==> flow/design.v <==
module memory (
    input  wire        clk,
    input  wire        rst,          
    input  wire        we,           
    input  wire [3:0]  write_addr,   
    input  wire [3:0]  read_addr_1,  
    input  wire [3:0]  read_addr_2,  
    input  wire [15:0] write_data,   
    output wire [15:0] read_data_1,  
    output wire [15:0] read_data_2   
);
    reg [15:0] RAM [0:15];
    integer i;
    assign read_data_1 = RAM[read_addr_1];
    assign read_data_2 = RAM[read_addr_2];
    always @(posedge clk) begin
        if (rst) begin
            for (i = 0; i < 16; i = i + 1) begin
                RAM[i] <= 16'd0;
            end
        end else if (we) begin
            RAM[write_addr] <= write_data;
        end
    end
endmodule
module module_alu (
    input  wire [2:0]  opcode,
    input  wire signed [15:0] operand_a,
    input  wire signed [15:0] operand_b,
    output reg  signed [15:0] result
);
    localparam OP_LOAD  = 3'b000;
    localparam OP_ADD   = 3'b001;
    localparam OP_ADDI  = 3'b010;
    localparam OP_SUB   = 3'b011;
    localparam OP_SUBI  = 3'b100;
    localparam OP_MUL   = 3'b101;
    localparam OP_CLEAR = 3'b110;
    localparam OP_DSPLY = 3'b111; 
    always @(*) begin
        case (opcode)
            OP_LOAD:  result = operand_b;         
            OP_ADD:   result = operand_a + operand_b;
            OP_ADDI:  result = operand_a + operand_b;
            OP_SUB:   result = operand_a - operand_b;
            OP_SUBI:  result = operand_a - operand_b;
            OP_MUL:   result = operand_a * operand_b;
            OP_CLEAR: result = 16'd0;             
            OP_DSPLY: result = operand_a;         
            default:  result = 16'd0;
        endcase
    end
endmodule
module module_mini_cpu (
    input  wire        clk,                                    
    input  wire        rst,
    input  wire        button_power,    
    input  wire        button_send,     
    input  wire [17:0] switches,     
    output reg         system_reset_out,     
    output reg         show_splash_req, 
    output reg         force_blank_req, 
    output reg         lcd_start,
    output reg [2:0]   lcd_opcode,
    output reg [3:0]   lcd_reg_index,
    output reg [15:0]  lcd_value,
    input  wire        lcd_busy
);
    localparam [2:0] OP_LOAD    = 3'b000;
    localparam [2:0] OP_ADD     = 3'b001;
    localparam [2:0] OP_ADDI    = 3'b010;
    localparam [2:0] OP_SUB     = 3'b011;
    localparam [2:0] OP_SUBI    = 3'b100;
    localparam [2:0] OP_MUL     = 3'b101;
    localparam [2:0] OP_CLEAR   = 3'b110;
    localparam [2:0] OP_DISPLAY = 3'b111;
    wire [2:0] op_code      = switches[17:15];
    wire [3:0] reg_dest     = switches[14:11];  
    wire [3:0] reg_source_1 = switches[10:7];   
    wire [3:0] reg_source_2 = switches[6:3];    
    wire [6:0] immediate_raw  = switches[6:0]; 
    wire       immediate_sign = immediate_raw[6];
    wire [5:0] immediate_mag  = immediate_raw[5:0];
    reg  memory_write_enable;
    reg  [15:0] memory_write_data;
    wire [15:0] memory_read_1, memory_read_2;
    reg  [15:0] alu_input_a, alu_input_b;
    wire signed [15:0] alu_result;
    reg clear_instruction_signal; 
    wire memory_reset = system_reset_out || clear_instruction_signal;
    wire [3:0] read_address_1;
    assign read_address_1 = (op_code == OP_DISPLAY) ? reg_dest : reg_source_1;
    wire signed [15:0] immediate_extended;
    assign immediate_extended = (immediate_sign) ? -{10'd0, immediate_mag} : {10'd0, immediate_mag};
    reg btn_send_last, btn_power_last;
    wire send_released  = (btn_send_last == 1'b1 && button_send == 1'b0);
    wire power_released = (btn_power_last == 1'b1 && button_power == 1'b0);
    always @(posedge clk) begin
        btn_send_last  <= button_send;
        btn_power_last <= button_power;
    end
    memory mem_unit (
        .clk(clk), 
        .rst(memory_reset), 
        .we(memory_write_enable), 
        .write_addr(reg_dest), 
        .write_data(memory_write_data),
        .read_addr_1(read_address_1),
        .read_addr_2(reg_source_2),
        .read_data_1(memory_read_1), 
        .read_data_2(memory_read_2)
    );
    module_alu alu_unit (
        .opcode(op_code), 
        .operand_a(alu_input_a), 
        .operand_b(alu_input_b), 
        .result(alu_result)
    );
    localparam STATE_OFF        = 0, 
               STATE_WAIT_BOOT  = 1, 
               STATE_SPLASH     = 2, 
               STATE_IDLE       = 3, 
               STATE_EXECUTE    = 4, 
               STATE_LATCH      = 5, 
               STATE_SHUTDOWN   = 6, 
               STATE_UPDATE_LCD = 7, 
               STATE_WAIT_LCD   = 8;
    reg [3:0] current_state;
    reg [15:0] wait_timer; 
    always @(posedge clk) begin
        clear_instruction_signal <= 0; 
        if (rst) begin
            current_state <= STATE_OFF;
            system_reset_out <= 1;
            memory_write_enable <= 0;
            lcd_start <= 0;
            show_splash_req <= 0;
            force_blank_req <= 0;
            wait_timer <= 0;
        end else
        case (current_state)
            STATE_OFF: begin
                system_reset_out <= 1; 
                memory_write_enable <= 0; 
                lcd_start <= 0; 
                show_splash_req <= 0; 
                force_blank_req <= 0; 
                wait_timer <= 0;
                if (power_released) begin 
                    system_reset_out <= 0; 
                    current_state <= STATE_WAIT_BOOT; 
                end
            end
            STATE_WAIT_BOOT: begin
                if (wait_timer < 1000) begin
                    wait_timer <= wait_timer + 1;
                end else if (!lcd_busy) begin
                    current_state <= STATE_SPLASH;
                end
            end
            STATE_SPLASH: begin 
                show_splash_req <= 1; 
                current_state <= STATE_UPDATE_LCD; 
            end
            STATE_IDLE: begin
                memory_write_enable <= 0; 
                lcd_start <= 0; 
                show_splash_req <= 0; 
                force_blank_req <= 0;
                if (power_released) begin
                    current_state <= STATE_SHUTDOWN;
                end else if (send_released) begin
                    current_state <= STATE_EXECUTE;
                end
            end
            STATE_SHUTDOWN: begin 
                force_blank_req <= 1; 
                current_state <= STATE_UPDATE_LCD; 
            end
            STATE_EXECUTE: begin
                case (op_code)
                    OP_LOAD: begin 
                        alu_input_a <= 0; 
                        alu_input_b <= immediate_extended; 
                    end 
                    OP_ADD, OP_SUB: begin 
                        alu_input_a <= memory_read_1; 
                        alu_input_b <= memory_read_2; 
                    end 
                    OP_ADDI, OP_SUBI, OP_MUL: begin 
                        alu_input_a <= memory_read_1; 
                        alu_input_b <= immediate_extended; 
                    end 
                    OP_CLEAR: begin 
                        alu_input_a <= 0; 
                        alu_input_b <= 0; 
                        clear_instruction_signal <= 1; 
                    end 
                    OP_DISPLAY: begin 
                        alu_input_a <= memory_read_1; 
                        alu_input_b <= 0; 
                    end 
                    default: begin alu_input_a <= 0; alu_input_b <= 0; end
                endcase
                current_state <= STATE_LATCH;
            end
            STATE_LATCH: begin
                if (op_code != OP_DISPLAY && op_code != OP_CLEAR) begin 
                    memory_write_enable <= 1; 
                    memory_write_data <= alu_result;
                end
                lcd_opcode <= op_code; 
                lcd_reg_index <= reg_dest; 
                lcd_value <= alu_result;
                current_state <= STATE_UPDATE_LCD;
            end
            STATE_UPDATE_LCD: begin 
                memory_write_enable <= 0; 
                lcd_start <= 1; 
                wait_timer <= 0; 
                current_state <= STATE_WAIT_LCD; 
            end
            STATE_WAIT_LCD: begin
                lcd_start <= 0; 
                if (wait_timer < 15) begin
                    wait_timer <= wait_timer + 1;
                end else if (!lcd_busy) begin
                    if (force_blank_req) current_state <= STATE_OFF;
                    else current_state <= STATE_IDLE;
                end
            end
        endcase
    end
endmodule
module lcd_init_hd44780 (
    input  wire        clk,
    input  wire        rst,
    input  wire        start,
    output reg         done,
    output reg  [7:0]  lcd_data,
    output reg         lcd_rs,
    output reg         lcd_rw,
    output reg         lcd_e
);
    localparam [7:0] CMD_FUNCTION_SET  = 8'h38;
    localparam [7:0] CMD_DISPLAY_ON    = 8'h0C;
    localparam [7:0] CMD_DISPLAY_CLEAR = 8'h01;
    localparam [7:0] CMD_ENTRY_MODE    = 8'h06;
    localparam integer NUM_CMDS = 4;
    localparam [31:0] DELAY_POWER_ON  = 32'd750_000;
    localparam [31:0] DELAY_STD_CMD   = 32'd2_000;
    localparam [31:0] DELAY_CLEAR_CMD = 32'd90_000;
    localparam [31:0] DELAY_PULSE_E   = 32'd50;
    localparam [2:0] S_IDLE=0, S_POWER_WAIT=1, S_SETUP=2, S_PULSE=3, S_WAIT=4, S_DONE=5;
    reg [2:0]  state, next_state;
    reg [31:0] delay_cnt, next_delay_cnt;
    reg [2:0]  cmd_idx, next_cmd_idx;
    reg [7:0] current_cmd;
    function [7:0] command_rom;
        input [2:0] idx;
        case (idx)
            3'd0: command_rom = CMD_FUNCTION_SET;
            3'd1: command_rom = CMD_DISPLAY_ON;
            3'd2: command_rom = CMD_DISPLAY_CLEAR;
            default: command_rom = CMD_ENTRY_MODE;
        endcase
    endfunction
    function [31:0] cmd_delay_rom;
        input [2:0] idx;
        case (idx)
            3'd2: cmd_delay_rom = DELAY_CLEAR_CMD;
            default: cmd_delay_rom = DELAY_STD_CMD;
        endcase
    endfunction
    always @(posedge clk or posedge rst) begin
        if (rst) begin
            state <= S_IDLE; delay_cnt <= 0; cmd_idx <= 0;
        end else begin
            state <= next_state; delay_cnt <= next_delay_cnt; cmd_idx <= next_cmd_idx;
        end
    end
    always @(*) begin
        next_state = state; next_delay_cnt = delay_cnt; next_cmd_idx = cmd_idx;
        case (state)
            S_IDLE: if (start) begin next_state = S_POWER_WAIT; next_delay_cnt = DELAY_POWER_ON; next_cmd_idx = 0; end
            S_POWER_WAIT: if (delay_cnt > 0) next_delay_cnt = delay_cnt - 1; else next_state = S_SETUP;
            S_SETUP: if (cmd_idx < NUM_CMDS) begin next_state = S_PULSE; next_delay_cnt = DELAY_PULSE_E; end else next_state = S_DONE;
            S_PULSE: if (delay_cnt > 0) next_delay_cnt = delay_cnt - 1; else begin next_state = S_WAIT; next_delay_cnt = cmd_delay_rom(cmd_idx); end
            S_WAIT: if (delay_cnt > 0) next_delay_cnt = delay_cnt - 1; else begin next_cmd_idx = cmd_idx + 1; next_state = S_SETUP; end
            S_DONE: next_state = S_DONE;
            default: next_state = S_IDLE;
        endcase
    end
    always @(*) begin
        lcd_data = 0; lcd_rs = 0; lcd_rw = 0; lcd_e = 0; done = 0;
        current_cmd = (cmd_idx < NUM_CMDS) ? command_rom(cmd_idx) : 8'h00;
        case (state)
            S_SETUP: begin lcd_data = current_cmd; end
            S_PULSE: begin lcd_data = current_cmd; lcd_e = 1; end
            S_WAIT:  begin lcd_data = current_cmd; end
            S_DONE:  begin done = 1; end
        endcase
    end
endmodule
module lcd_controller (
    input  wire        clk,
    input  wire        rst,
    input  wire        start_update,    
    input  wire        mode_splash,    
    input  wire        mode_blank,     
    input  wire [2:0]  instruction_opcode,     
    input  wire [3:0]  register_index,    
    input  wire signed [15:0] register_value, 
    output reg         busy_flag,          
    output wire [7:0] lcd_data,
    output wire       lcd_rs,
    output wire       lcd_rw,
    output wire       lcd_e
);
    wire init_done;
    reg  trigger_init;
    wire [7:0] init_data_bus;
    wire init_rs, init_rw, init_e;
    lcd_init_hd44780 lcd_init_inst (
        .clk(clk), .rst(rst), .start(trigger_init), .done(init_done),
        .lcd_data(init_data_bus), .lcd_rs(init_rs), .lcd_rw(init_rw), .lcd_e(init_e)
    );
    reg [7:0] write_data_bus;
    reg write_rs, write_e;
    assign lcd_data = (init_done) ? write_data_bus : init_data_bus;
    assign lcd_rs   = (init_done) ? write_rs       : init_rs;
    assign lcd_rw   = 1'b0;  
    assign lcd_e    = (init_done) ? write_e        : init_e;
    reg [7:0] lcd_buffer [0:31];  
    reg [15:0] absolute_value;
    reg [3:0]  digit_thou, digit_hund, digit_tens, digit_ones, digit_ten_thou; 
    integer i;
    function [39:0] get_opcode_string; 
        input [2:0] op;
        case(op)
            3'b000: get_opcode_string = "LOAD ";
            3'b001: get_opcode_string = "ADD  ";
            3'b010: get_opcode_string = "ADDI ";
            3'b011: get_opcode_string = "SUB  ";
            3'b100: get_opcode_string = "SUBI ";
            3'b101: get_opcode_string = "MUL  ";
            3'b110: get_opcode_string = "CLEAR"; 
            3'b111: get_opcode_string = "DPL  "; 
            default: get_opcode_string = "UNK  ";
        endcase
    endfunction
    reg [39:0] current_op_str;
    localparam S_IDLE        = 0, 
               S_FORMAT_TEXT = 1, 
               S_CMD_CLEAR   = 2, S_WAIT_CLEAR   = 3, 
               S_WRITE_LINE1 = 4, 
               S_CMD_NEWLINE = 5, S_WAIT_NEWLINE = 6, 
               S_WRITE_LINE2 = 7, 
               S_PULSE_EN    = 8; 
    reg [3:0] state;
    reg [3:0] return_state; 
    reg [31:0] delay_counter;
    reg [5:0] char_pointer;
    localparam DELAY_PULSE = 32'd50;     
    localparam DELAY_CHAR  = 32'd2500;   
    localparam DELAY_CMD   = 32'd80000;  
    always @(posedge clk or posedge rst) begin
        if (rst) begin
            state <= S_IDLE;
            trigger_init <= 0;
            busy_flag <= 1;
            write_e <= 0;
            write_rs <= 0;
            write_data_bus <= 8'h00;
            char_pointer <= 0;
        end else begin
            if (!trigger_init && !init_done) trigger_init <= 1;
            case (state)
                S_IDLE: begin
                    write_e <= 0;
                    if (init_done) begin
                        busy_flag <= 0;
                        if (start_update) begin
                            busy_flag <= 1;
                            state <= S_FORMAT_TEXT;
                        end
                    end
                end
                S_FORMAT_TEXT: begin
                    if (mode_blank) begin
                        for(i=0; i<32; i=i+1) lcd_buffer[i] = " "; 
                    end
                    else if (mode_splash) begin
                        lcd_buffer[0] = "-"; lcd_buffer[1] = "-"; 
                        lcd_buffer[2] = "-"; lcd_buffer[3] = "-";
                        for(i=4; i<10; i=i+1) lcd_buffer[i] = " ";
                        lcd_buffer[10] = "[";
                        lcd_buffer[11] = "0"; lcd_buffer[12] = "0";
                        lcd_buffer[13] = "0"; lcd_buffer[14] = "0";
                        lcd_buffer[15] = "]";
                        for(i=16; i<26; i=i+1) lcd_buffer[i] = " "; 
                        lcd_buffer[26] = "+";
                        for(i=27; i<32; i=i+1) lcd_buffer[i] = "0";
                    end 
                    else if (instruction_opcode == 3'b110) begin 
                        current_op_str = get_opcode_string(instruction_opcode); 
                        {lcd_buffer[0], lcd_buffer[1], lcd_buffer[2], lcd_buffer[3], lcd_buffer[4]} = current_op_str;
                        for(i=5; i<32; i=i+1) lcd_buffer[i] = " ";
                    end
                    else begin 
                        current_op_str = get_opcode_string(instruction_opcode);
                        {lcd_buffer[0], lcd_buffer[1], lcd_buffer[2], lcd_buffer[3], lcd_buffer[4]} = current_op_str;
                        for(i=5; i<10; i=i+1) lcd_buffer[i] = " ";
                        lcd_buffer[10] = "[";
                        lcd_buffer[11] = (register_index[3]) ? "1" : "0";
                        lcd_buffer[12] = (register_index[2]) ? "1" : "0";
                        lcd_buffer[13] = (register_index[1]) ? "1" : "0";
                        lcd_buffer[14] = (register_index[0]) ? "1" : "0";
                        lcd_buffer[15] = "]";
                        for(i=16; i<26; i=i+1) lcd_buffer[i] = " ";
                        if (register_value[15] == 1'b1) begin
                            lcd_buffer[26] = "-"; absolute_value = -register_value;
                        end else begin
                            lcd_buffer[26] = "+"; absolute_value = register_value;
                        end
                        digit_ten_thou = (absolute_value/10000)%10; 
                        digit_thou     = (absolute_value/1000)%10;
                        digit_hund     = (absolute_value/100)%10; 
                        digit_tens     = (absolute_value/10)%10; 
                        digit_ones     = absolute_value%10;
                        lcd_buffer[27] = {4'b0011, digit_ten_thou}; 
                        lcd_buffer[28] = {4'b0011, digit_thou};
                        lcd_buffer[29] = {4'b0011, digit_hund}; 
                        lcd_buffer[30] = {4'b0011, digit_tens};
                        lcd_buffer[31] = {4'b0011, digit_ones};
                    end
                    state <= S_CMD_CLEAR;
                end
                S_CMD_CLEAR: begin 
                    write_rs <= 0; write_data_bus <= 8'h01; write_e <= 1;
                    delay_counter <= DELAY_PULSE; state <= S_WAIT_CLEAR; 
                end
                S_WAIT_CLEAR: begin 
                    if (delay_counter > 0) begin delay_counter <= delay_counter - 1; if(delay_counter==DELAY_PULSE/2) write_e<=0; end 
                    else begin delay_counter <= DELAY_CMD; char_pointer <= 0; state <= S_WRITE_LINE1; end 
                end
                S_WRITE_LINE1: begin 
                    if (delay_counter > 0) delay_counter <= delay_counter - 1; 
                    else begin 
                        if (char_pointer < 16) begin 
                            write_rs <= 1; write_data_bus <= lcd_buffer[char_pointer];
                            write_e <= 1; delay_counter <= DELAY_CHAR; 
                            char_pointer <= char_pointer + 1; 
                            return_state <= S_WRITE_LINE1; state <= S_PULSE_EN; 
                        end else state <= S_CMD_NEWLINE; 
                    end 
                end
                S_CMD_NEWLINE: begin 
                    write_rs <= 0; write_data_bus <= 8'hC0; write_e <= 1;
                    delay_counter <= DELAY_PULSE; state <= S_WAIT_NEWLINE; 
                end
                S_WAIT_NEWLINE: begin 
                    if (delay_counter > 0) begin delay_counter <= delay_counter - 1; if(delay_counter==DELAY_PULSE/2) write_e<=0; end 
                    else begin delay_counter <= DELAY_CHAR; state <= S_WRITE_LINE2; end 
                end
                S_WRITE_LINE2: begin 
                    if (delay_counter > 0) delay_counter <= delay_counter - 1; 
                    else begin 
                        if (char_pointer < 32) begin 
                            write_rs <= 1; write_data_bus <= lcd_buffer[char_pointer];
                            write_e <= 1; delay_counter <= DELAY_CHAR; 
                            char_pointer <= char_pointer + 1; 
                            return_state <= S_WRITE_LINE2; state <= S_PULSE_EN; 
                        end else state <= S_IDLE; 
                    end 
                end
                S_PULSE_EN: begin 
                    if (delay_counter > 0) begin 
                        delay_counter <= delay_counter - 1; 
                        if(delay_counter == DELAY_PULSE/2) write_e <= 0; 
                    end else begin 
                        delay_counter <= DELAY_CHAR; state <= return_state; 
                    end 
                end
            endcase
        end
    end
endmodule
module DE2_115_Project_Top (
    input  wire        CLOCK_50,
    input  wire        RST,       
    input  wire [3:0]  KEY,       
    input  wire [17:0] SW,        
    output wire [7:0]  LCD_DATA,
    output wire        LCD_RS,
    output wire        LCD_RW,
    output wire        LCD_EN,
    output wire        LCD_ON,   
    output wire        LCD_BLON
);
    assign LCD_ON   = 1'b1;
    assign LCD_BLON = 1'b1;
    wire        cpu_lcd_start;
    wire [2:0]  cpu_lcd_opcode;
    wire [3:0]  cpu_lcd_reg_idx;
    wire [15:0] cpu_lcd_value;
    wire        lcd_is_busy;
    wire system_reset;          
    wire is_splash_screen;  
    wire is_shutdown_screen;  
    wire button_power = !KEY[0];
    wire button_send  = !KEY[1];
    module_mini_cpu cpu (
        .clk(CLOCK_50),
        .rst(RST),
        .button_power(button_power),
        .button_send(button_send),
        .switches(SW),
        .system_reset_out(system_reset),
        .show_splash_req(is_splash_screen),
        .force_blank_req(is_shutdown_screen),
        .lcd_start(cpu_lcd_start),
        .lcd_opcode(cpu_lcd_opcode),
        .lcd_reg_index(cpu_lcd_reg_idx),
        .lcd_value(cpu_lcd_value),
        .lcd_busy(lcd_is_busy)
    );
    lcd_controller display_ctrl (
        .clk(CLOCK_50),
        .rst(system_reset),         
        .start_update(cpu_lcd_start),
        .mode_splash(is_splash_screen),
        .mode_blank(is_shutdown_screen),
        .instruction_opcode(cpu_lcd_opcode),
        .register_index(cpu_lcd_reg_idx),
        .register_value(cpu_lcd_value),
        .busy_flag(lcd_is_busy),
        .lcd_data(LCD_DATA),
        .lcd_rs(LCD_RS),
        .lcd_rw(LCD_RW),
        .lcd_e(LCD_EN)
    );
endmodule
Wiki page: DE2_115_Project_Top / tool data

Step by step through the tools: DE2_115_Project_Top
Module DE2_115_Project_Top before and after one edit of its RTL, step after step.
Lines under "orig" count in the file above, lines under "edited" in the edited file.
"delta": "edited" minus "orig" as printed here. "rel_change_pct": 100 x difference / "orig".
{"block": "inputs", "top": "DE2_115_Project_Top", "clock": "CLOCK_50", "cell_library": "sky130hd", "pvt_corner": "tt_025C_1v80"}

The edit
The edit as a unified diff against the file above.
A script made this edit. It was not meant as an optimisation and need not keep what the design does.
begin of diff
@@ -526,4 +526,7 @@
         .lcd_busy(lcd_is_busy)
     );
+    wire LCD_RW_m, LCD_RW_s;
+    wire lcd_is_busy_m, lcd_is_busy_s;
+    wire LCD_EN_m, LCD_EN_s;
     lcd_controller display_ctrl (
         .clk(CLOCK_50),
@@ -535,9 +538,16 @@
         .register_index(cpu_lcd_reg_idx),
         .register_value(cpu_lcd_value),
-        .busy_flag(lcd_is_busy),
+        .busy_flag(lcd_is_busy_m),
         .lcd_data(LCD_DATA),
         .lcd_rs(LCD_RS),
-        .lcd_rw(LCD_RW),
-        .lcd_e(LCD_EN)
+        .lcd_rw(LCD_RW_m),
+        .lcd_e(LCD_EN_m)
     );
+    lcd_controller display_ctrl_2 (.clk(CLOCK_50), .rst(system_reset), .start_update(cpu_lcd_start),
+        .mode_splash(is_splash_screen), .mode_blank(is_shutdown_screen),
+        .instruction_opcode(cpu_lcd_opcode), .register_index(~cpu_lcd_reg_idx),
+        .register_value(cpu_lcd_value), .busy_flag(lcd_is_busy_s), .lcd_rw(LCD_RW_s), .lcd_e(LCD_EN_s));
+    assign LCD_RW = LCD_RW_m ^ LCD_RW_s;
+    assign lcd_is_busy = lcd_is_busy_m ^ lcd_is_busy_s;
+    assign LCD_EN = LCD_EN_m ^ LCD_EN_s;
 endmodule
end of diff

Elaborated design
Source: Yosys, flattened and elaborated. Widths are those after wreduce. Print and check cells do not count.
Memory sizes are those after Yosys's memory passes, which may raise the word count (mostly to a power of two), join words into wider ones and drop unused or constant bits.
{"block": "op_classes", "element": "addsub", "orig": 9, "edited": 13, "delta": 4, "rel_change_pct": 44.44}
{"block": "op_classes", "element": "mul", "orig": 1, "edited": 1, "delta": 0, "rel_change_pct": 0.00}
{"block": "op_classes", "element": "div_mod_pow", "orig": 9, "edited": 9, "delta": 0, "rel_change_pct": 0.00}
{"block": "op_classes", "element": "cmp", "orig": 7, "edited": 12, "delta": 5, "rel_change_pct": 71.43}
{"block": "op_classes", "element": "equal", "orig": 93, "edited": 127, "delta": 34, "rel_change_pct": 36.56}
{"block": "op_classes", "element": "n_mux", "orig": 141, "edited": 192, "delta": 51, "rel_change_pct": 36.17}
{"block": "op_classes", "element": "logic", "orig": 3, "edited": 5, "delta": 2, "rel_change_pct": 66.67}
{"block": "op_classes", "element": "reduce_and_logical", "orig": 69, "edited": 94, "delta": 25, "rel_change_pct": 36.23}
{"block": "op_table", "op": "4-bit two-way mux", "orig": 29, "edited": 41, "delta": 12, "rel_change_pct": 41.38}
{"block": "op_table", "op": "2-bit != test with constant B", "orig": 15, "edited": 26, "delta": 11, "rel_change_pct": 73.33}
{"block": "op_table", "op": "32-bit two-way mux", "orig": 10, "edited": 20, "delta": 10, "rel_change_pct": 100.00}
{"block": "op_table", "op": "1-bit two-way mux", "orig": 21, "edited": 30, "delta": 9, "rel_change_pct": 42.86}
{"block": "op_table", "op": "2-bit by 1-bit != test with 1-bit output with constant B", "orig": 10, "edited": 16, "delta": 6, "rel_change_pct": 60.00}
{"block": "op_table", "op": "3-bit two-way mux", "orig": 9, "edited": 15, "delta": 6, "rel_change_pct": 66.67}
{"block": "op_table", "op": "6-bit two-way mux", "orig": 5, "edited": 10, "delta": 5, "rel_change_pct": 100.00}
{"block": "op_table", "op": "4-bit by 3-bit == test with 1-bit output with constant B", "orig": 8, "edited": 12, "delta": 4, "rel_change_pct": 50.00}
{"block": "op_table", "op": "2-bit OR reduction", "orig": 12, "edited": 15, "delta": 3, "rel_change_pct": 25.00}
{"block": "op_table", "op": "3-bit by 2-bit == test with 1-bit output with constant B", "orig": 5, "edited": 8, "delta": 3, "rel_change_pct": 60.00}
{"block": "op_table", "op": "3-bit == test with constant B", "orig": 7, "edited": 9, "delta": 2, "rel_change_pct": 28.57}
{"block": "op_table", "op": "2-bit nonzero test", "orig": 6, "edited": 8, "delta": 2, "rel_change_pct": 33.33}
{"block": "op_table", "op": "4-bit by 2-bit == test with 1-bit output with constant B", "orig": 4, "edited": 6, "delta": 2, "rel_change_pct": 50.00}
{"block": "op_table", "op": "1-bit zero test", "orig": 4, "edited": 6, "delta": 2, "rel_change_pct": 50.00}
{"block": "op_table", "op": "3-bit AND reduction", "orig": 4, "edited": 6, "delta": 2, "rel_change_pct": 50.00}
{"block": "op_table", "op": "3-bit by 1-bit != test with 1-bit output with constant B", "orig": 3, "edited": 5, "delta": 2, "rel_change_pct": 66.67}
{"block": "op_table", "op": "32-bit by 1-bit greater-than comparator with 1-bit output with constant B", "orig": 2, "edited": 4, "delta": 2, "rel_change_pct": 100.00}
{"block": "op_table", "op": "4-bit AND reduction", "orig": 2, "edited": 4, "delta": 2, "rel_change_pct": 100.00}
{"block": "op_table", "op": "6-bit AND reduction", "orig": 2, "edited": 4, "delta": 2, "rel_change_pct": 100.00}
{"block": "op_table", "op": "32-bit by 1-bit subtractor with 32-bit output with constant B", "orig": 2, "edited": 4, "delta": 2, "rel_change_pct": 100.00}
{"block": "op_table", "op": "1-bit bitwise XOR", "orig": 0, "edited": 2, "delta": 2}
{"block": "op_table", "op": "3-bit OR reduction", "orig": 6, "edited": 7, "delta": 1, "rel_change_pct": 16.67}
{"block": "op_table", "op": "2-bit AND reduction", "orig": 5, "edited": 6, "delta": 1, "rel_change_pct": 20.00}
{"block": "op_table", "op": "1-bit logical AND", "orig": 4, "edited": 5, "delta": 1, "rel_change_pct": 25.00}
{"block": "op_table", "op": "3-bit by 1-bit == test with 1-bit output with constant B", "orig": 3, "edited": 4, "delta": 1, "rel_change_pct": 33.33}
{"block": "op_table", "op": "3-bit zero test", "orig": 3, "edited": 4, "delta": 1, "rel_change_pct": 33.33}
{"block": "op_table", "op": "3-bit nonzero test", "orig": 3, "edited": 4, "delta": 1, "rel_change_pct": 33.33}
{"block": "op_table", "op": "4-bit by 1-bit == test with 1-bit output with constant B", "orig": 2, "edited": 3, "delta": 1, "rel_change_pct": 50.00}
Not every row of either side is listed.
{"block": "bits", "element": "regBits", "orig": 331, "edited": 418, "delta": 87, "rel_change_pct": 26.28}
{"block": "bits", "element": "mem_bits_rw", "orig": 256, "edited": 256, "delta": 0, "rel_change_pct": 0.00}
{"block": "bits", "element": "romBits", "orig": 368, "edited": 368, "delta": 0, "rel_change_pct": 0.00}
{"block": "bits", "element": "n_memories", "orig": 3, "edited": 3, "delta": 0, "rel_change_pct": 0.00}
{"block": "bits", "element": "in_bits", "orig": 24, "edited": 24, "delta": 0, "rel_change_pct": 0.00}
{"block": "bits", "element": "output_inout_bits", "orig": 13, "edited": 13, "delta": 0, "rel_change_pct": 0.00}
{"block": "bits", "element": "elab_cells", "orig": 401, "edited": 532, "delta": 131, "rel_change_pct": 32.67}

Logic depth
Depth = most cells in a row (Yosys ltp): at word level without a register or memory, in the mapped netlist without a sequential cell, where the memories' decode and read muxes count.
{"block": "depth", "element": "ltp_word", "orig": 10, "edited": 10, "delta": 0, "rel_change_pct": 0.00}
{"block": "depth", "element": "abc_area", "orig": "0", "edited": "0"}
{"block": "depth", "element": "depth_mapped", "orig": 40, "edited": 37, "delta": -3, "rel_change_pct": -7.50}

Synthesis result
Source: synth_stat.txt of the flow (Yosys; design flattened, memories mapped). It holds for the ABC_AREA given above (unset counts as 0); a run with the other value may have another netlist.
{"block": "types", "cell_type": "sky130_fd_sc_hd__nand2_1", "orig": 266, "edited": 377, "delta": 111, "rel_change_pct": 41.73}
{"block": "types", "cell_type": "sky130_fd_sc_hd__nor2_1", "orig": 256, "edited": 333, "delta": 77, "rel_change_pct": 30.08}
{"block": "types", "cell_type": "sky130_fd_sc_hd__a21oi_1", "orig": 149, "edited": 209, "delta": 60, "rel_change_pct": 40.27}
{"block": "types", "cell_type": "sky130_fd_sc_hd__dfrtp_1", "orig": 61, "edited": 113, "delta": 52, "rel_change_pct": 85.25}
{"block": "types", "cell_type": "sky130_fd_sc_hd__nor3_1", "orig": 80, "edited": 129, "delta": 49, "rel_change_pct": 61.25}
{"block": "types", "cell_type": "sky130_fd_sc_hd__clkbuf_1", "orig": 171, "edited": 205, "delta": 34, "rel_change_pct": 19.88}
{"block": "types", "cell_type": "sky130_fd_sc_hd__edfxtp_1", "orig": 408, "edited": 441, "delta": 33, "rel_change_pct": 8.09}
{"block": "types", "cell_type": "sky130_fd_sc_hd__nand3_1", "orig": 47, "edited": 74, "delta": 27, "rel_change_pct": 57.45}
{"block": "types", "cell_type": "sky130_fd_sc_hd__nor4_1", "orig": 28, "edited": 51, "delta": 23, "rel_change_pct": 82.14}
{"block": "types", "cell_type": "sky130_fd_sc_hd__o31ai_1", "orig": 15, "edited": 37, "delta": 22, "rel_change_pct": 146.67}
{"block": "types", "cell_type": "sky130_fd_sc_hd__o21ai_0", "orig": 180, "edited": 201, "delta": 21, "rel_change_pct": 11.67}
{"block": "types", "cell_type": "sky130_fd_sc_hd__nor2b_1", "orig": 38, "edited": 54, "delta": 16, "rel_change_pct": 42.11}
{"block": "types", "cell_type": "sky130_fd_sc_hd__a22o_1", "orig": 17, "edited": 30, "delta": 13, "rel_change_pct": 76.47}
{"block": "types", "cell_type": "sky130_fd_sc_hd__a22oi_1", "orig": 6, "edited": 19, "delta": 13, "rel_change_pct": 216.67}
{"block": "types", "cell_type": "sky130_fd_sc_hd__a21o_1", "orig": 36, "edited": 48, "delta": 12, "rel_change_pct": 33.33}
{"block": "types", "cell_type": "sky130_fd_sc_hd__a211oi_1", "orig": 45, "edited": 56, "delta": 11, "rel_change_pct": 24.44}
{"block": "types", "cell_type": "sky130_fd_sc_hd__a32oi_1", "orig": 18, "edited": 7, "delta": -11, "rel_change_pct": -61.11}
{"block": "types", "cell_type": "sky130_fd_sc_hd__xnor2_1", "orig": 114, "edited": 124, "delta": 10, "rel_change_pct": 8.77}
Not every row of either side is listed.
{"block": "mapped", "element": "cell_count", "orig": 3513, "edited": 4149, "delta": 636, "rel_change_pct": 18.10}
{"block": "mapped", "element": "mapped_area_um2", "orig": 36702.7, "edited": 41941.5, "delta": 5238.8, "rel_change_pct": 14.27}
{"block": "mapped", "element": "ffs", "orig": 522, "edited": 609, "delta": 87, "rel_change_pct": 16.67}
{"block": "mapped", "element": "buf_cells", "orig": 210, "edited": 251, "delta": 41, "rel_change_pct": 19.52}
By module: a second synthesis without flattening, with its own total; a netlist apart from the flattened one above.
{"block": "unflattened", "element": "hier_cells", "orig": 3771, "edited": 5327, "delta": 1556, "rel_change_pct": 41.26}
{"block": "unflattened", "element": "hier_area_um2", "orig": 38070.3, "edited": 51114.0, "delta": 13043.7, "rel_change_pct": 34.26}
Each row is one instance without its submodules.
{"block": "modules_orig", "module": "memory", "instances": 1, "cells": 859, "area_um2": 13414.1}
{"block": "modules_orig", "module": "lcd_controller", "instances": 1, "cells": 1536, "area_um2": 12050.3}
{"block": "modules_orig", "module": "module_alu", "instances": 1, "cells": 767, "area_um2": 5783.0}
{"block": "modules_orig", "module": "module_mini_cpu", "instances": 1, "cells": 315, "area_um2": 4135.2}
{"block": "modules_orig", "module": "lcd_init_hd44780", "instances": 1, "cells": 289, "area_um2": 2661.3}
{"block": "modules_orig", "module": "DE2_115_Project_Top", "instances": 1, "cells": 5, "area_um2": 26.3}
{"block": "modules_edited", "module": "lcd_controller", "instances": 2, "cells": 1398, "area_um2": 11195.7}
{"block": "modules_edited", "module": "memory", "instances": 1, "cells": 859, "area_um2": 13414.1}
{"block": "modules_edited", "module": "module_alu", "instances": 1, "cells": 767, "area_um2": 5783.0}
{"block": "modules_edited", "module": "lcd_init_hd44780", "instances": 2, "cells": 289, "area_um2": 2661.3}
{"block": "modules_edited", "module": "module_mini_cpu", "instances": 1, "cells": 315, "area_um2": 4135.2}
{"block": "modules_edited", "module": "DE2_115_Project_Top", "instances": 1, "cells": 12, "area_um2": 67.6}

Path before layout
OpenSTA on the mapped netlist: ideal clock, no wires. The path of least setup slack (recovery checks aside). Input and output delay are each 20% of the period. Register names are those of the netlist, which keeps one name where synthesis merged equal registers.
{"block": "synth_path", "element": "path_kind", "orig": "input to register", "edited": "input to register"}
{"block": "synth_path", "element": "from", "orig": "input SW[16]", "edited": "input SW[15]"}
{"block": "synth_path", "element": "to", "orig": "register cpu.lcd_value[15]", "edited": "register cpu.lcd_value[15]"}
{"block": "synth_path", "element": "clock_period_ns", "orig": 20.0, "edited": 20.0, "delta": 0.0, "rel_change_pct": 0.00}
{"block": "synth_path", "element": "input_delay_ns", "orig": 4.000, "edited": 4.000, "delta": 0.000, "rel_change_pct": 0.00}
{"block": "synth_path", "element": "t_arrival_ns", "orig": 8.072, "edited": 8.366, "delta": 0.294, "rel_change_pct": 3.64}
{"block": "synth_path", "element": "path_slack_ns", "orig": 11.652, "edited": 11.358, "delta": -0.294}
{"block": "synth_path", "element": "delay_ns", "orig": 4.347, "edited": 4.642, "delta": 0.295, "rel_change_pct": 6.79}
{"block": "synth_path", "element": "driving_pins", "orig": 27, "edited": 27, "delta": 0, "rel_change_pct": 0.00}
{"block": "synth_path", "element": "n_path_buf", "orig": 1, "edited": 1, "delta": 0, "rel_change_pct": 0.00}
{"block": "synth_path", "element": "synth_period_reached_ns", "orig": 8.348, "edited": 8.642, "delta": 0.294, "rel_change_pct": 3.52}
"delay_ns" = arrival - input delay + setup time.
"driving_pins": output pins that drive a net of the path, with the launching flip-flop's if there is one; two outputs of one cell count as two.
"synth_period_reached_ns" is the clock period less the worst setup slack; recovery checks do not enter. This is arithmetic on one report: input and output delays are still those of the set period (20% each).
Between the ends stands the longest chain of elaborated cells between them, by number of cells; it is not shown to be the way that was timed. Of several equally long chains one is given.
Each line given opens the expression or statement behind the cell; cells for indexed reads and writes are added by Yosys, which also makes memories of some case tables.
{"block": "synth_between_orig", "cell_sequence": "sky130_fd_sc_hd__clkbuf_1 -> sky130_fd_sc_hd__nor2_1 -> sky130_fd_sc_hd__nand2_1 -> sky130_fd_sc_hd__o21a_1 -> sky130_fd_sc_hd__o21ai_0 -> sky130_fd_sc_hd__inv_1 -> sky130_fd_sc_hd__ha_1 -> sky130_fd_sc_hd__nor2b_1 -> sky130_fd_sc_hd__o21ai_0 -> sky130_fd_sc_hd__nand2b_1 -> sky130_fd_sc_hd__a21o_1 -> sky130_fd_sc_hd__a21o_1 -> sky130_fd_sc_hd__a21o_1 -> sky130_fd_sc_hd__a21o_1 -> sky130_fd_sc_hd__a21o_1 -> sky130_fd_sc_hd__a21o_1 -> sky130_fd_sc_hd__a21o_1 -> sky130_fd_sc_hd__a21o_1 -> sky130_fd_sc_hd__a21oi_1 -> sky130_fd_sc_hd__nor2b_1 -> sky130_fd_sc_hd__o21ai_0 -> sky130_fd_sc_hd__nand2b_1 -> sky130_fd_sc_hd__a21oi_1 -> sky130_fd_sc_hd__xnor2_1 -> sky130_fd_sc_hd__o21ai_0 -> sky130_fd_sc_hd__nand2_1 -> sky130_fd_sc_hd__o21ai_0", "elab_chain_cells": 3, "cone_cells": 11, "cone_classes": "eq/ne (7); mux (1); reduce/logical (3)"}
{"block": "synth_lines_orig", "element": "from (decl)", "line": 493, "source": "input  wire [17:0] SW,"}
{"block": "synth_lines_orig", "element": "3-bit by 2-bit == test with 1-bit output", "line": 41, "source": "case (opcode)"}
{"block": "synth_lines_orig", "element": "2-bit OR reduction"}
{"block": "synth_lines_orig", "element": "16-bit parallel mux with 6-bit select", "line": 41}
{"block": "synth_lines_orig", "element": "to (assign)", "line": 214, "source": "lcd_value <= alu_result;"}
{"block": "synth_lines_orig", "element": "to (decl)", "line": 66, "source": "output reg [15:0]  lcd_value,"}
{"block": "synth_between_edited", "cell_sequence": "sky130_fd_sc_hd__or2_2 -> sky130_fd_sc_hd__clkbuf_1 -> sky130_fd_sc_hd__nor2_1 -> sky130_fd_sc_hd__a21oi_1 -> sky130_fd_sc_hd__o21ai_0 -> sky130_fd_sc_hd__inv_1 -> sky130_fd_sc_hd__ha_1 -> sky130_fd_sc_hd__nor2b_1 -> sky130_fd_sc_hd__o21ai_0 -> sky130_fd_sc_hd__nand2b_1 -> sky130_fd_sc_hd__a21o_1 -> sky130_fd_sc_hd__a21o_1 -> sky130_fd_sc_hd__a21o_1 -> sky130_fd_sc_hd__a21o_1 -> sky130_fd_sc_hd__a21o_1 -> sky130_fd_sc_hd__a21o_1 -> sky130_fd_sc_hd__a21o_1 -> sky130_fd_sc_hd__a21oi_1 -> sky130_fd_sc_hd__nor2b_1 -> sky130_fd_sc_hd__o21a_1 -> sky130_fd_sc_hd__o21ai_0 -> sky130_fd_sc_hd__nand2b_1 -> sky130_fd_sc_hd__a21oi_1 -> sky130_fd_sc_hd__xnor2_1 -> sky130_fd_sc_hd__o21ai_0 -> sky130_fd_sc_hd__nand2_1 -> sky130_fd_sc_hd__o21ai_0", "elab_chain_cells": 3, "cone_cells": 11, "cone_classes": "eq/ne (7); mux (1); reduce/logical (3)"}
{"block": "synth_lines_edited", "element": "from (decl)", "line": 493, "source": "input  wire [17:0] SW,"}
{"block": "synth_lines_edited", "element": "3-bit by 2-bit == test with 1-bit output", "line": 41, "source": "case (opcode)"}
{"block": "synth_lines_edited", "element": "2-bit OR reduction"}
{"block": "synth_lines_edited", "element": "16-bit parallel mux with 6-bit select", "line": 41}
{"block": "synth_lines_edited", "element": "to (assign)", "line": 214, "source": "lcd_value <= alu_result;"}
{"block": "synth_lines_edited", "element": "to (decl)", "line": 66, "source": "output reg [15:0]  lcd_value,"}

Path in the finished layout
From the final timing report of each run of set A: the path of least setup slack in the routed layout; clock arrival at registers is part of the times.
{"block": "layout_path", "element": "path_kind", "orig": "register to register", "edited": "register to register"}
{"block": "layout_path", "element": "from", "orig": "register cpu.lcd_value[0]", "edited": "register cpu.lcd_value[6]"}
{"block": "layout_path", "element": "to", "orig": "register display_ctrl.lcd_buffer[31][2]", "edited": "register display_ctrl.lcd_buffer[30][1]"}
{"block": "layout_path", "element": "clock_period_ns", "orig": 20.0, "edited": 20.0, "delta": 0.0, "rel_change_pct": 0.00}
{"block": "layout_path", "element": "t_arrival_ns", "orig": 10.56, "edited": 10.70, "delta": 0.14, "rel_change_pct": 1.33}
{"block": "layout_path", "element": "path_slack_ns", "orig": 9.91, "edited": 9.73, "delta": -0.18}
{"block": "layout_path", "element": "driving_pins", "orig": 34, "edited": 26, "delta": -8, "rel_change_pct": -23.53}
{"block": "layout_path", "element": "n_path_buf", "orig": 0, "edited": 0, "delta": 0}
Between the ends stands the longest chain of elaborated cells between them, by number of cells; it is not shown to be the way that was timed. Of several equally long chains one is given.
A register here has more assigning lines than the two given.
{"block": "layout_between_orig", "cell_sequence": "sky130_fd_sc_hd__edfxtp_1 -> sky130_fd_sc_hd__inv_1 -> sky130_fd_sc_hd__ha_1 -> sky130_fd_sc_hd__or3b_2 -> sky130_fd_sc_hd__o41a_4 -> sky130_fd_sc_hd__xnor2_2 -> sky130_fd_sc_hd__nand2_1 -> sky130_fd_sc_hd__ha_1 -> sky130_fd_sc_hd__nor2b_1 -> sky130_fd_sc_hd__nor4_2 -> sky130_fd_sc_hd__a31oi_2 -> sky130_fd_sc_hd__nand3_1 -> sky130_fd_sc_hd__o211a_1 -> sky130_fd_sc_hd__a211oi_1 -> sky130_fd_sc_hd__a21oi_2 -> sky130_fd_sc_hd__a21oi_2 -> sky130_fd_sc_hd__nor3_1 -> sky130_fd_sc_hd__o2111a_1 -> sky130_fd_sc_hd__o22a_1 -> sky130_fd_sc_hd__a21oi_1 -> sky130_fd_sc_hd__o21ai_1 -> sky130_fd_sc_hd__o211ai_1 -> sky130_fd_sc_hd__mux2i_1 -> sky130_fd_sc_hd__a21oi_1 -> sky130_fd_sc_hd__and3_1 -> sky130_fd_sc_hd__xnor2_1 -> sky130_fd_sc_hd__ha_1 -> sky130_fd_sc_hd__nand2_1 -> sky130_fd_sc_hd__maj3_1 -> sky130_fd_sc_hd__or3_1 -> sky130_fd_sc_hd__a32oi_1 -> sky130_fd_sc_hd__o21ai_2 -> sky130_fd_sc_hd__mux2_1 -> sky130_fd_sc_hd__nor2_1", "elab_chain_cells": 7, "cone_cells": 7, "cone_lines": 7, "cone_classes": "add/sub (1); div (1); mux (5)"}
{"block": "layout_lines_orig", "element": "from (decl)", "line": 66, "source": "output reg [15:0]  lcd_value,"}
{"block": "layout_lines_orig", "element": "from (assign)", "line": 214, "source": "lcd_value <= alu_result;"}
{"block": "layout_lines_orig", "element": "16-bit negation", "line": 422, "source": "lcd_buffer[26] = \"-\"; absolute_value = -register_value;"}
{"block": "layout_lines_orig", "element": "16-bit two-way mux", "line": 421, "source": "if (register_value[15] == 1'b1) begin"}
{"block": "layout_lines_orig", "element": "16-bit two-way mux", "line": 405, "source": "else if (instruction_opcode == 3'b110) begin"}
{"block": "layout_lines_orig", "element": "16-bit two-way mux", "line": 393, "source": "else if (mode_splash) begin"}
{"block": "layout_lines_orig", "element": "16-bit two-way mux", "line": 390, "source": "if (mode_blank) begin"}
{"block": "layout_lines_orig", "element": "16-bit two-way mux", "line": 378, "source": "case (state)"}
{"block": "layout_lines_orig", "element": "16-bit by 4-bit modulo with 32-bit output", "line": 430, "source": "digit_ones     = absolute_value%10;"}
{"block": "layout_lines_orig", "element": "to (assign)", "line": 408, "source": "for(i=5; i<32; i=i+1) lcd_buffer[i] = \" \";"}
{"block": "layout_lines_orig", "element": "to (assign)", "line": 435, "source": "lcd_buffer[31] = {4'b0011, digit_ones};"}
{"block": "layout_lines_orig", "element": "to (decl)", "line": 334, "source": "reg [7:0] lcd_buffer [0:31];"}
{"block": "layout_between_edited", "cell_sequence": "sky130_fd_sc_hd__edfxtp_1 -> sky130_fd_sc_hd__or4_4 -> sky130_fd_sc_hd__o41ai_4 -> sky130_fd_sc_hd__xor2_2 -> sky130_fd_sc_hd__nand2_1 -> sky130_fd_sc_hd__ha_1 -> sky130_fd_sc_hd__o211ai_1 -> sky130_fd_sc_hd__o21ai_1 -> sky130_fd_sc_hd__nor2b_1 -> sky130_fd_sc_hd__a211oi_1 -> sky130_fd_sc_hd__a2111oi_4 -> sky130_fd_sc_hd__o211ai_2 -> sky130_fd_sc_hd__a2111oi_4 -> sky130_fd_sc_hd__or2_1 -> sky130_fd_sc_hd__o211ai_1 -> sky130_fd_sc_hd__o21a_1 -> sky130_fd_sc_hd__a21o_1 -> sky130_fd_sc_hd__a211oi_2 -> sky130_fd_sc_hd__o21ai_1 -> sky130_fd_sc_hd__nor3_2 -> sky130_fd_sc_hd__nor2_1 -> sky130_fd_sc_hd__nor4_1 -> sky130_fd_sc_hd__o2bb2ai_1 -> sky130_fd_sc_hd__a211oi_1 -> sky130_fd_sc_hd__o21ai_0 -> sky130_fd_sc_hd__a21oi_1", "elab_chain_cells": 8, "cone_cells": 8, "cone_lines": 7, "cone_classes": "add/sub (1); div (2); mux (5)"}
{"block": "layout_lines_edited", "element": "from (decl)", "line": 66, "source": "output reg [15:0]  lcd_value,"}
{"block": "layout_lines_edited", "element": "from (assign)", "line": 214, "source": "lcd_value <= alu_result;"}
{"block": "layout_lines_edited", "element": "16-bit negation", "line": 422, "source": "lcd_buffer[26] = \"-\"; absolute_value = -register_value;"}
{"block": "layout_lines_edited", "element": "16-bit two-way mux", "line": 421, "source": "if (register_value[15] == 1'b1) begin"}
{"block": "layout_lines_edited", "element": "16-bit two-way mux", "line": 405, "source": "else if (instruction_opcode == 3'b110) begin"}
{"block": "layout_lines_edited", "element": "16-bit two-way mux", "line": 393, "source": "else if (mode_splash) begin"}
{"block": "layout_lines_edited", "element": "16-bit two-way mux", "line": 390, "source": "if (mode_blank) begin"}
{"block": "layout_lines_edited", "element": "16-bit two-way mux", "line": 378, "source": "case (state)"}
{"block": "layout_lines_edited", "element": "16-bit by 4-bit divider with 32-bit output", "line": 429, "source": "digit_tens     = (absolute_value/10)%10;"}
{"block": "layout_lines_edited", "element": "32-bit by 4-bit modulo with 32-bit output", "line": 429}
{"block": "layout_lines_edited", "element": "to (assign)", "line": 408, "source": "for(i=5; i<32; i=i+1) lcd_buffer[i] = \" \";"}
{"block": "layout_lines_edited", "element": "to (assign)", "line": 434, "source": "lcd_buffer[30] = {4'b0011, digit_tens};"}
{"block": "layout_lines_edited", "element": "to (decl)", "line": 334, "source": "reg [7:0] lcd_buffer [0:31];"}

Layout results
Runs of the flow (Yosys, OpenROAD) on both versions; the two runs of a pair have the same settings. The constraints put input and output delay at 20% of the set period each and load the outputs with 0.01 pF.
{"block": "settings_set_A", "CORE_UTILIZATION": 40, "period_ns": 20.0, "CAP_MARGIN": 20, "CORE_MARGIN": 2, "SLEW_MARGIN": 20}
{"block": "measured_set_A", "element": "synth_area_um2", "orig": 36702.7, "edited": 41941.5, "delta": 5238.8, "rel_change_pct": 14.27}
{"block": "measured_set_A", "element": "die_area_um2", "orig": 94196.8, "edited": 107459.0, "delta": 13262.2, "rel_change_pct": 14.08}
{"block": "measured_set_A", "element": "final_cell_area_um2", "orig": 40003.4, "edited": 45772.6, "delta": 5769.2, "rel_change_pct": 14.42}
{"block": "measured_set_A", "element": "layout_utilization_pct", "orig": 43.8, "edited": 44.1, "delta": 0.3}
{"block": "measured_set_A", "element": "setup_worst_slack_ns", "orig": 9.911, "edited": 9.726, "delta": -0.185}
{"block": "measured_set_A", "element": "tns_ns", "orig": 0.000, "edited": 0.000, "delta": 0.000}
{"block": "measured_set_A", "element": "fin_hold_ws_ns", "orig": 0.475, "edited": 0.467, "delta": -0.008}
{"block": "measured_set_A", "element": "power.total_uw", "orig": 2352, "edited": 2777, "delta": 425, "rel_change_pct": 18.07}
{"block": "settings_set_B", "ABC_AREA": 0, "CORE_MARGIN": 8, "CORE_UTILIZATION": 43, "CTS_CLUSTER_SIZE": 96, "MAX_ROUTING_LAYER": "met5", "PLACE_DENSITY_LB_ADDON": 0.2, "SETUP_SLACK_MARGIN": 2.9, "SLEW_MARGIN": 15, "TNS_END_PERCENT": 75, "period_ns": 10.8, "CAP_MARGIN": 20}
{"block": "measured_set_B", "element": "synth_area_um2", "orig": 36702.7, "edited": 41941.5, "delta": 5238.8, "rel_change_pct": 14.27}
{"block": "measured_set_B", "element": "die_area_um2", "orig": 94959.5, "edited": 107787.0, "delta": 12827.5, "rel_change_pct": 13.51}
{"block": "measured_set_B", "element": "final_cell_area_um2", "orig": 41897.7, "edited": 47754.6, "delta": 5856.9, "rel_change_pct": 13.98}
{"block": "measured_set_B", "element": "layout_utilization_pct", "orig": 49.4, "edited": 49.4, "delta": 0.0}
{"block": "measured_set_B", "element": "setup_worst_slack_ns", "orig": 2.778, "edited": 2.955, "delta": 0.177}
{"block": "measured_set_B", "element": "tns_ns", "orig": 0.000, "edited": 0.000, "delta": 0.000}
{"block": "measured_set_B", "element": "fin_hold_ws_ns", "orig": 0.464, "edited": 0.468, "delta": 0.004}
{"block": "measured_set_B", "element": "power.total_uw", "orig": 4553, "edited": 5345, "delta": 792, "rel_change_pct": 17.40}
"power.total_uw" is the tool's figure for a default switching activity; nothing was simulated.
